==> flow/design.v <==
module Controller(Vppg, Find_Setting, CLK, rst_n, DC_Comp, PGA_Gain, CLK_Filter, LED_IR, LED_RED, IR_ADC_Value, RED_ADC_Value, LED_Drive);
input 		CLK;							 
input 		rst_n;							 
input 		Find_Setting;					 
input[7:0] 	Vppg;							 
output reg 			LED_IR;					 
output reg 			LED_RED;				 
output reg			CLK_Filter;				 
output reg  [3:0] 	LED_Drive;				 
output reg  [3:0] 	PGA_Gain;				 
output reg  [6:0] 	DC_Comp;				 
output reg  [7:0]   IR_ADC_Value;			 
output reg  [7:0]   RED_ADC_Value;			 
parameter 		 MAX_RAND_VOLTAGE = 250;
parameter 		 MIN_RAND_VOLTAGE = 5;
parameter		 MITTEL_VOLTAGE   = 127;
localparam[2:0]  INITIAL 			    = 3'b001;  
localparam[2:0]  IDLE         		    = 3'b010;  
localparam[2:0]  FIND_SETTING			= 3'b000;
localparam[2:0]  SWEEP_DC_COMP  		= 3'b011;  
localparam[2:0]  INCREASE_PGA_GAIN      = 3'b100;  
localparam[2:0]  OSCILLATE   	     	= 3'b101;  
localparam[2:0]  FIRST_DC_COMP   		= 3'b110;  
reg [9:0]  	counter;						 
reg [3:0] 	gaintemp;						
reg [3:0] 	PGA_Gain_IR;					 
reg [3:0] 	PGA_Gain_RED;					 
reg [2:0]   currentState, nextState;		 
reg [7:0]   DC_left, DC_right, DC_Comp_temp;  
reg [6:0]   DC_Comp_IR;						 
reg [6:0]   DC_Comp_RED; 				     
reg [1:0]	red_on_flag; 					 
reg [9:0]   min_index;						 
reg [9:0]   max_index;						 
reg [7:0]  	temp_min;						 
reg [7:0]  	temp_max;						 
reg [3:0]   gaintemp_max;
reg [3:0]   gaintemp_min;
reg 		start;
always@(posedge CLK or negedge rst_n) begin
	if(~rst_n)begin
		currentState  <= INITIAL;	
	end
    else begin 
		currentState  <= nextState;
	end
end
always@(posedge CLK) begin
	if(counter == 999) begin
			counter <= 0;
		end
		else if(counter >= 0) begin
		counter <= counter + 1;
		end
	 case(currentState)
		INITIAL: begin  
			nextState          <= FIND_SETTING;
			counter		       <= 0;
			PGA_Gain_RED 	   <= 0;
			PGA_Gain_IR		   <= 0;
			DC_Comp_temp	   <= 0;
			DC_Comp_IR 	       <= 0;
			DC_Comp_RED        <= 0; 
			red_on_flag        <= 1;  
			temp_min		   <= 255;
			temp_max           <= 0;
			min_index		   <= 0;
			max_index 		   <= 0;
			LED_IR			   <= 0;
			LED_RED			   <= 1;
			PGA_Gain		   <= 4'd0;
			gaintemp  		   <= 15;
			LED_Drive 	       <= 8;
			CLK_Filter         <= 0;
			gaintemp_max       <= 0;
			gaintemp_min       <= 0;
			start <= 0;
			DC_Comp            <= 0;
			IR_ADC_Value       <= 0;
			RED_ADC_Value      <= 0;
		end
		FIND_SETTING: begin  
		if(Find_Setting) begin
			nextState <= IDLE;
			end
		end
		IDLE: begin  
			DC_left	  <= 0;
			DC_right  <= MITTEL_VOLTAGE; 
            case(red_on_flag)   
                0: begin   
					nextState <= FIRST_DC_COMP;
		   		    LED_IR    <= 1;
		            LED_RED   <= 0;
                    DC_Comp   <= 0;
					temp_min  <= 255;
					temp_max  <= 0;
				end
				1: begin   
					nextState <= FIRST_DC_COMP;
		   			LED_IR    <= 0;
		   		    LED_RED   <= 1;
                    DC_Comp   <= 0; 	
					temp_min  <= 255;
					temp_max  <= 0;
				end 
				2: begin   
					if (Vppg < temp_min && LED_RED == 1) begin
		 				temp_min  <= Vppg;
		 				min_index <= counter;  
		 				nextState <= IDLE;
					end
					if (Vppg > temp_max && LED_RED == 1) begin
		 				temp_max  <= Vppg;
		 				max_index <= counter;  
						nextState <= IDLE;
					end
					if (counter == 999 && LED_RED == 1)begin  
						nextState <= SWEEP_DC_COMP;  
					end	
					if(LED_IR == 1) begin
						nextState <= SWEEP_DC_COMP;
					end				    
				end
                default:;
            endcase
		end 
		FIRST_DC_COMP:begin	 
			if ((DC_right - DC_left) > 1)begin 
				if(Vppg < MITTEL_VOLTAGE)begin
					DC_right 	    <= 	DC_Comp;
					DC_Comp_temp	<=  DC_Comp + DC_left;
					DC_Comp  		<=  DC_Comp_temp >>1;
				end else if(Vppg > MITTEL_VOLTAGE)begin
					DC_left 	    <=	DC_Comp;
					DC_Comp_temp 	<=  DC_Comp + DC_right;
					DC_Comp 	    <=  DC_Comp_temp >> 1;
				end else begin
					DC_left			<=	DC_Comp;
					DC_right		<=	DC_Comp;
				end	
			end else begin
				red_on_flag     	<=	 2;
				nextState			<= 	IDLE;					
			end
	    end
		SWEEP_DC_COMP: begin   
				if (counter < (((min_index +max_index) >> 1) + 7) && counter >= (((min_index + max_index) >> 1) - 7))begin 
					if(Vppg < MITTEL_VOLTAGE)begin
						DC_right 	    <= 	DC_Comp;
						DC_Comp_temp	<=  DC_Comp + DC_left;
						DC_Comp  		<=  DC_Comp_temp >>1;
					end else if(Vppg > MITTEL_VOLTAGE)begin
						DC_left 	    <=	DC_Comp;
						DC_Comp_temp    <=  DC_Comp + DC_right;
						DC_Comp 	    <=  DC_Comp_temp >> 1;
					end else begin
						DC_left			<=	DC_Comp;
						DC_right		<=	DC_Comp;
						nextState 		<= INCREASE_PGA_GAIN;
					end	
				end else if (counter >= (((min_index +max_index) >> 1) + 7)) begin 
					nextState	    <= INCREASE_PGA_GAIN;
				end         
		end
		INCREASE_PGA_GAIN: begin  
			if((counter >= max_index) && counter <= (max_index + 4'd15)) begin  
				if(Vppg < MAX_RAND_VOLTAGE) begin
					PGA_Gain <= PGA_Gain + 4'd1;
				end
				else begin
					gaintemp_max <= PGA_Gain;   
				end
				if(counter == (max_index + 4'd15)) begin   
					PGA_Gain <= 4'd0;
					start <= 1;
				end
			end
			if(start) begin
				start <= 0;
				if(2000 < gaintemp_max) begin
					red_on_flag    <= 0 ;
					counter    	   <= 0;  
					if(LED_IR) begin					 
						DC_Comp_IR    <= DC_Comp;		 
						PGA_Gain_IR   <= gaintemp_min; 	 
						nextState     <= OSCILLATE;
						PGA_Gain      <= 4'd0;  
						gaintemp      <= 15;
						gaintemp_max  <= 0;
						gaintemp_min  <= 0;
					end
					if(LED_RED) begin
						DC_Comp_RED   <= DC_Comp;		 
						PGA_Gain_RED  <= gaintemp_min;   
						nextState  	  <= IDLE; 			 
						PGA_Gain   	  <= 4'd0; 			 
						gaintemp      <= 15;
						gaintemp_max  <= 0;
						gaintemp_min  <= 0;
						LED_RED	      <= 0;
						LED_IR	      <= 1;
					end
				end
				else begin	
					red_on_flag 	  <= 0 ;
					counter    	      <= 0;  
					if(LED_IR) begin
						DC_Comp_IR    <= DC_Comp;		     
						PGA_Gain_IR   <= gaintemp_max; 		 
						nextState     <= OSCILLATE;			 
						PGA_Gain      <= 4'd0;  
						gaintemp      <= 15;
						gaintemp_max  <= 0;
						gaintemp_min  <= 0;
						LED_RED	      <= 1;
						LED_IR	      <= 0;
					end
					if(LED_RED) begin
						DC_Comp_RED   <= DC_Comp;			 
						PGA_Gain_RED  <= gaintemp_max;		 
						nextState     <= IDLE; 				 
						PGA_Gain      <= 4'd0; 				 
						gaintemp      <= 15;
						gaintemp_max  <= 0;
						gaintemp_min  <= 0;
						LED_RED	  	  <= 0;
						LED_IR	      <= 1;
					end
				end
			end
		end 
		OSCILLATE: begin  
			CLK_Filter <=~CLK_Filter;  
			if(counter == 9) begin	  
				LED_RED <= ~LED_RED; 
				LED_IR  <= ~LED_IR;
				counter <= 0;  
				if(LED_IR) begin
					DC_Comp  	  <= DC_Comp_RED;
					PGA_Gain 	  <= PGA_Gain_RED;
					IR_ADC_Value  <= Vppg;  
				end
				if(LED_RED) begin
					DC_Comp 	  <= DC_Comp_IR;
					PGA_Gain 	  <= PGA_Gain_IR;
					RED_ADC_Value <= Vppg;  
				end
			end	
		end
		default: nextState <= IDLE;
	endcase
end
endmodule
module FIR_Filter(
    input wire CLK,                  
    input wire CLK_Filter,           
    input wire [7:0] input_data,     
    input wire rst_n,                
    output reg [19:0] output_data    
);
parameter NUM_SHI_REGS = 22;	 
parameter NUM_ADD_REGS = 11;     
reg     [7:0]   shift_regs   [NUM_SHI_REGS-1:0];   
reg     [8:0]   add_regs     [NUM_ADD_REGS-1:0];   
reg 	[16:0]  order[NUM_ADD_REGS-1:0];  
wire    [7:0]   COEFFICIENTS [NUM_ADD_REGS-1:0];   
assign COEFFICIENTS[0]  =    8'd2;
assign COEFFICIENTS[1]  =    8'd10;
assign COEFFICIENTS[2]  =    8'd16;
assign COEFFICIENTS[3]  =    8'd28;
assign COEFFICIENTS[4]  =    8'd43;
assign COEFFICIENTS[5]  =    8'd60;
assign COEFFICIENTS[6]  =    8'd78;
assign COEFFICIENTS[7]  =    8'd95;
assign COEFFICIENTS[8]  =    8'd111;
assign COEFFICIENTS[9]  =    8'd122;
assign COEFFICIENTS[10] =    8'd128;
always @(posedge CLK or negedge rst_n) begin
    if (!rst_n) begin
        shift_regs[0]  <= 8'b0;
        shift_regs[1]  <= 8'b0;
        shift_regs[2]  <= 8'b0;
        shift_regs[3]  <= 8'b0;
        shift_regs[4]  <= 8'b0;
        shift_regs[5]  <= 8'b0;
        shift_regs[6]  <= 8'b0;
        shift_regs[7]  <= 8'b0;
        shift_regs[8]  <= 8'b0;
        shift_regs[9]  <= 8'b0;
        shift_regs[10] <= 8'b0;
        shift_regs[11] <= 8'b0;
        shift_regs[12] <= 8'b0;
        shift_regs[13] <= 8'b0;
        shift_regs[14] <= 8'b0;
        shift_regs[15] <= 8'b0;
        shift_regs[16] <= 8'b0;
        shift_regs[17] <= 8'b0;
        shift_regs[18] <= 8'b0;
        shift_regs[19] <= 8'b0;
        shift_regs[20] <= 8'b0;
        shift_regs[21] <= 8'b0;
        add_regs[0]  <= 9'b0;
        add_regs[1]  <= 9'b0;
        add_regs[2]  <= 9'b0;
        add_regs[3]  <= 9'b0;
        add_regs[4]  <= 9'b0;
        add_regs[5]  <= 9'b0;
        add_regs[6]  <= 9'b0;
        add_regs[7]  <= 9'b0;
        add_regs[8]  <= 9'b0;
        add_regs[9]  <= 9'b0;
        add_regs[10] <= 9'b0;
        order[0]  <= 17'b0;
        order[1]  <= 17'b0;
        order[2]  <= 17'b0;
        order[3]  <= 17'b0;
        order[4]  <= 17'b0;
        order[5]  <= 17'b0;
        order[6]  <= 17'b0;
        order[7]  <= 17'b0;
        order[8]  <= 17'b0;
        order[9]  <= 17'b0;
        order[10] <= 17'b0;
        output_data <= 20'd0;
    end else if (CLK_Filter) begin
        shift_regs[0]  <= input_data;
        shift_regs[1]  <= shift_regs[0];
        shift_regs[2]  <= shift_regs[1];
        shift_regs[3]  <= shift_regs[2];
        shift_regs[4]  <= shift_regs[3];
        shift_regs[5]  <= shift_regs[4];
        shift_regs[6]  <= shift_regs[5];
        shift_regs[7]  <= shift_regs[6];
        shift_regs[8]  <= shift_regs[7];
        shift_regs[9]  <= shift_regs[8];
        shift_regs[10] <= shift_regs[9];
        shift_regs[11] <= shift_regs[10];
        shift_regs[12] <= shift_regs[11];
        shift_regs[13] <= shift_regs[12];
        shift_regs[14] <= shift_regs[13];
        shift_regs[15] <= shift_regs[14];
        shift_regs[16] <= shift_regs[15];
        shift_regs[17] <= shift_regs[16];
        shift_regs[18] <= shift_regs[17];
        shift_regs[19] <= shift_regs[18];
        shift_regs[20] <= shift_regs[19];
        shift_regs[21] <= shift_regs[20];
        add_regs[0]     <= shift_regs[0] + shift_regs[21];
        add_regs[1]     <= shift_regs[1] + shift_regs[20];
        add_regs[2]     <= shift_regs[2] + shift_regs[19];
        add_regs[3]     <= shift_regs[3] + shift_regs[18];
        add_regs[4]     <= shift_regs[4] + shift_regs[17];
        add_regs[5]     <= shift_regs[5] + shift_regs[16];
        add_regs[6]     <= shift_regs[6] + shift_regs[15];
        add_regs[7]     <= shift_regs[7] + shift_regs[14];
        add_regs[8]     <= shift_regs[8] + shift_regs[13];
        add_regs[9]     <= shift_regs[9] + shift_regs[12];
        add_regs[10]    <= shift_regs[10] + shift_regs[11];
        order[0]    <= COEFFICIENTS[0] * add_regs[0];
        order[1]    <= COEFFICIENTS[1] * add_regs[1];
        order[2]    <= COEFFICIENTS[2] * add_regs[2];
        order[3]    <= COEFFICIENTS[3] * add_regs[3];
        order[4]    <= COEFFICIENTS[4] * add_regs[4];
        order[5]    <= COEFFICIENTS[5] * add_regs[5];
        order[6]    <= COEFFICIENTS[6] * add_regs[6];
        order[7]    <= COEFFICIENTS[7] * add_regs[7];
        order[8]    <= COEFFICIENTS[8] * add_regs[8];
        order[9]    <= COEFFICIENTS[9] * add_regs[9];
        order[10]   <= COEFFICIENTS[10] * add_regs[10];
	    output_data <=   order[0] + order[1] + order[2] + order[3] 
                       + order[4] + order[5] + order[6] + order[7] 
                       + order[8] + order[9] + order[10];
    end
end
endmodule
module Controller_FIR (
	input	[7:0] 	VPPG,             
	input 		  	Find_Setting,     
	input 		  	CLK,              
	input 		  	rst_n,            
	output 	[6:0] 	DC_Comp,          
	output 	[3:0] 	pga_Gain,         
	output 		  	LED_IR,           
	output 		  	LED_RED,          
	output  [19:0] 	Out_RED_Filtered, 
	output  [19:0] 	Out_IR_Filtered,  
	output  [3:0] 	LED_Drive         
);
	wire [7:0] IR_ADC_Value, RED_ADC_Value;
	wire 	   CLK_Filter;
	reg        CLK_Filter_q;    
	wire       Filter_En;       
	always @(posedge CLK or negedge rst_n) begin
		if (!rst_n) CLK_Filter_q <= 1'b0;
		else        CLK_Filter_q <= CLK_Filter;
	end
	assign Filter_En = CLK_Filter & ~CLK_Filter_q;
    Controller ct(  .Vppg(VPPG), 
                    .Find_Setting(Find_Setting), 
                    .CLK(CLK), 
                    .rst_n(rst_n), 
                    .DC_Comp(DC_Comp), 
                    .PGA_Gain(pga_Gain), 
                    .CLK_Filter(CLK_Filter), 
                    .LED_IR(LED_IR), 
                    .LED_RED(LED_RED),
                    .IR_ADC_Value(IR_ADC_Value), 
                    .RED_ADC_Value(RED_ADC_Value), 
                    .LED_Drive(LED_Drive)); 
	FIR_Filter red( .CLK(CLK),
                    .CLK_Filter(Filter_En), 
                    .input_data(RED_ADC_Value),
                    .rst_n(rst_n),  
                    .output_data(Out_RED_Filtered));
	FIR_Filter ir(  .CLK(CLK),
                    .CLK_Filter(Filter_En), 
                    .input_data(IR_ADC_Value),
                    .rst_n(rst_n),  
                    .output_data(Out_IR_Filtered));
endmodule
* Step by step through the tools: Controller_FIR *
Tool output for the design above, in the order of the flow.
Line numbers count from 1 in the design file above.
Operators carry their Yosys type and port widths (W data, S select, Z words).
Cell names lack the library's common part.
A cell with - has no value.

inputs
  top module = Controller_FIR
  clock input = CLK
  library = sky130hd
  corner = tt_025C_1v80

* Word-level counts *
Source: Yosys, flattened and elaborated. Widths are those after wreduce. Registers that Yosys merges into a memory's read port (data or address) are not register bits. Print and check cells do not count. Equal cells are merged and count once.

bit counts
  output and inout bits = 57
  bits of input ports = 11
  bits in registers = 1042
  elaborated cells = 395

operators by class
  multiplexer cells = 119
  reductions and logical operators = 36
  $lt $le $gt $ge = 13
  bitwise gates (word level) = 6
  $add $sub $neg = 51
  eq/ne operators = 38
  $mul = 16

operator list
  cell                     count
  $mul A6 B9 Y15 const A   6
  $mul A7 B9 Y16 const A   4
  $add A20 B17 Y20         14
  $add A8 B8 Y9            22
  $mul A3 B9 Y12 const A   4
  $mux W8                  17
  $mul A4 B9 Y13 const A   2
  $mux W4                  25
  $pmux W8 S2              6
  $mux W7                  12
  $mux W10                 8
  $pmux W8 S3              3
  $ge A10 B32 Y1           2
  $reduce_and A3 Y1        15
  $add A20 B13 Y20         2
  $add A20 B16 Y20         2
  $pmux W10 S2             2
  $mux W3                  13
  $add A10 B17 Y18         2
  $pmux W7 S5              1
  $lt A10 B32 Y1           1
  $add A31 B3 Y32 const B  1
  $sub A31 B3 Y32 const B  1
  $gt A32 B1 Y1 const B    1
  $pmux W4 S2              4
  $pmux W10 S3             1
  $pmux W7 S2              2
  $ne A2 B1 Y1 const B     11

Other operator kinds: 51; their cells: 95.

* Longest topological paths *
Longest topological path by Yosys (ltp), each cell counted once; first at word level (registers and memories cut), then after technology mapping (sequential cells cut; the memories' decode and read muxes count).

logic depth
  depth in word-level cells = 10
  ABC_AREA = 0
  mapped depth = 29
  depth with buffers taken out = 29

* Mapped cells and area *
Source: synth_stat.txt of the flow (Yosys; design flattened, memories mapped). It holds for the ABC_AREA given above (unset counts as 0); a run with the other value may have another netlist.
Totals and module areas in this step are rounded.

cells by type
  cell type  count  area in all (um2)
  dfrtp_1    875    21896
  fa_1       472    9.45E+03
  ha_1       751    9.4E+03
  nand2_1    1837   6.9E+03
  edfxtp_1   119    3.57E+03
  inv_1      808    3.03E+03
  o21ai_0    494    2.47E+03
  xnor2_1    243    2.13E+03
  a21oi_1    316    1.58E+03
  o21bai_1   149    1.12E+03
  xor2_1     118    1.03E+03
  clkbuf_1   210    788.256
  a21o_1     103    773.242
  nor2_1     117    439.171
  mux2i_1    27     270.259
  dfxtp_1    13     260.25
  and3_1     41     256.496
  nand2b_1   36     225.216

Other cell types: 60; their cells: 327.

synthesis totals
  sequential part of the area = 26000 um2
  buffer cells = 224
  chip area (Yosys) = 68000 um2
  standard cells after synthesis = 7056
  mapped flip-flops = 1008

By module: a second synthesis without flattening, with its own total; a netlist apart from the flattened one above.

unflattened totals
  cell total of the unflattened synthesis = 6519
  area (unflattened synthesis) = 71000 um2

Rows give one instance, submodules left out.

modules
  module          sequential area (um2)  times used  cells  area (um2)
  FIR_Filter      11000                  2           2831   31000
  Controller      3900                   1           855    8800
  Controller_FIR  25                     1           2      39

* Path before layout *
OpenSTA on the mapped netlist: ideal clock, no wires. The path of least setup slack (recovery checks aside). Input and output delay are each 20% of the period. Register names are those of the netlist, which keeps one name where synthesis merged equal registers.

timing post-synthesis
  path type = reg2reg
  start point = register red.order[1][1]
  end point = register red.output_data[18]
  stages on the path = 28
  path delay = 6.305 ns
  setup time = 0.133 ns
  period = 10.0 ns
  data arrival time = 6.172 ns
  time at the first pin = 0.000 ns
  path slack = 3.695 ns
  buffers on the path = 0
  required time = 9.867 ns
  synthesis period reached = 6.305 ns

"path delay" is the arrival time less input delay plus setup time.
"stages on the path": output pins that drive a net of the path, with the launching flip-flop's if there is one; two outputs of one cell count as two.
"synthesis period reached" = period - worst setup slack (recovery checks aside). The figure is calculated, with input and output delays left at 20% of the set period.
Between the ends stands the longest chain of elaborated cells between them, by number of cells; it is not shown to be the way that was timed. Of several equally long chains one is given.
Each line given opens the expression or statement behind the cell; cells for indexed reads and writes are added by Yosys, which also makes memories of some case tables.

between the ends, post-synthesis
  cell sequence = dfrtp_1 -> ha_1 -> fa_1 -> a21oi_1 -> nor2_1 -> nor2_1 -> o21bai_1 -> a21oi_1 -> nor2b_1 -> o21ai_0 -> nor2b_1 -> xnor2_1 -> fa_1 -> inv_1 -> fa_1 -> fa_1 -> inv_1 -> fa_1 -> fa_1 -> ha_1 -> nand2_1 -> o21ai_0 -> o41ai_1 -> o21a_1 -> a21oi_1 -> a21oi_1 -> xor2_1 -> o21ai_0
  cells in the longest elaborated chain = 10
  elaborated cells on any way between the ends = 10
  source lines of those cells = 1
  classes of those cells = 10 x add/sub

RTL lines, path post-synthesis
  item                 line  RTL
  start: declaration   266   reg [16:0] order[NUM_ADD_REGS-1:0];
  start: assignment    315   order[1]  <= 17'b0;
  start: assignment    361   order[1]    <= COEFFICIENTS[1] * add_regs[1];
  $add A10 B17 Y18     371   output_data <= order[0] + order[1] + order[2] + order[3]
  $add A20 B13 Y20     371
  $add A20 B17 Y20 x7  371
  $add A20 B16 Y20     371
  end: assignment      325   output_data <= 20'd0;
  end: assignment      371
  end: declaration     260   output reg [19:0] output_data

* Path in the finished layout *
From the final timing report of run 1: the path of least setup slack in the routed layout; clock arrival at registers is part of the times.

timing after layout
  path type = reg2reg
  start point = register ir.order[1][1]
  end point = register ir.output_data[18]
  required time = 7.78 ns
  path slack = 0.42 ns
  time at the first pin = 0.71 ns
  data arrival time = 7.37 ns
  stages on the path = 30
  period = 7.24 ns
  setup time = 0.16 ns
  buffers on the path = 0

Between the ends stands the longest chain of elaborated cells between them, by number of cells; it is not shown to be the way that was timed. Of several equally long chains one is given.

between the ends, after layout
  cell sequence = dfrtp_1 -> ha_1 -> fa_1 -> a21oi_1 -> nor2_1 -> nor2_1 -> o21bai_1 -> a21oi_1 -> nor2b_1 -> o21ai_1 -> nor2b_1 -> xnor2_1 -> fa_1 -> inv_1 -> fa_1 -> fa_1 -> inv_1 -> fa_1 -> inv_1 -> fa_1 -> inv_1 -> ha_1 -> nand2_1 -> o211ai_1 -> nand3b_1 -> a31oi_1 -> a21o_1 -> a21oi_1 -> xnor2_1 -> o21ai_0
  cells in the longest elaborated chain = 10
  elaborated cells on any way between the ends = 10
  source lines of those cells = 1
  classes of those cells = 10 x add/sub

RTL lines, path after layout
  item                 line  RTL
  start: declaration   266   reg [16:0] order[NUM_ADD_REGS-1:0];
  start: assignment    315   order[1]  <= 17'b0;
  start: assignment    361   order[1]    <= COEFFICIENTS[1] * add_regs[1];
  $add A10 B17 Y18     371   output_data <= order[0] + order[1] + order[2] + order[3]
  $add A20 B13 Y20     371
  $add A20 B17 Y20 x7  371
  $add A20 B16 Y20     371
  end: assignment      325   output_data <= 20'd0;
  end: assignment      371
  end: declaration     260   output reg [19:0] output_data

6 stored runs of Controller_FIR in the flow (synthesis by Yosys, layout by OpenROAD, sky130hd cells), in arbitrary order. Constraints: input delay and output delay 20% of the set period each, output load 0.01 pF.
"achieved period" = clock period - worst setup slack. The figure is calculated, with input and output delays left at 20% of the set period.
"time used up by the worst setup path" means the part of the period allowed to the worst setup path (the constraints hold back 20% at inputs and 20% at outputs) less its slack; where the path has registers, the arrival times of their clocks count too.
The results are shown rounded.
Among the settings, . means not set for that run.

name                                       run 1    run 2    run 3    run 4    run 5    run 6
CORE_UTILIZATION                           71       40       19       19       16       40
period_ns                                  7.24     9.62     10.0     10.0     9.55     7.24
CAP_MARGIN                                 20       20       10       35       0        20
CORE_MARGIN                                2        2        7        7        2        2
SLEW_MARGIN                                20       20       20       20       30       20
CELL_PAD_IN_SITES_DETAIL_PLACEMENT         .        .        1        1        .        .
CORE_ASPECT_RATIO                          .        .        1.14     1.14     0.84     .
CTS_CLUSTER_DIAMETER                       .        .        317      .        .        .
CTS_CLUSTER_SIZE                           .        .        22       22       .        .
MIN_ROUTING_LAYER                          .        .        met2     met2     .        .
PLACE_DENSITY_LB_ADDON                     .        .        0.17     0.17     .        .
TNS_END_PERCENT                            .        .        85       .        .        .
ABC_AREA                                   .        .        .        .        1        .
CELL_PAD_IN_SITES_GLOBAL_PLACEMENT         .        .        .        .        1        .
MAX_ROUTING_LAYER                          .        .        .        .        met5     .
PLACE_DENSITY                              .        .        .        .        0.49     .
setup slack of the worst path (ns)         0.42     2.4      2.9      2.9      3.3      0.41
post-route setup TNS (ns)                  0.000    0.000    0.000    0.000    0.000    0.000
post-synthesis cell area (um2)             68000    68000    68000    68000    69000    68000
standard-cell area after layout (um2)      73000    75000    75000    79000    82000    75000
time used up by the worst setup path (ns)  6.82     7.20     7.11     7.14     6.26     6.83
critical path type                         reg2reg  reg2reg  reg2reg  reg2reg  reg2reg  reg2reg
post-layout utilization                    0.77     0.44     0.21     0.22     0.19     0.44
worst hold slack after layout (ns)         0.35     0.34     0.36     0.33     0.34     0.35
achieved period (ns)                       6.823    7.198    7.110    7.144    6.265    6.834
area of the die (um2)                      98000    170000   370000   370000   440000   170000
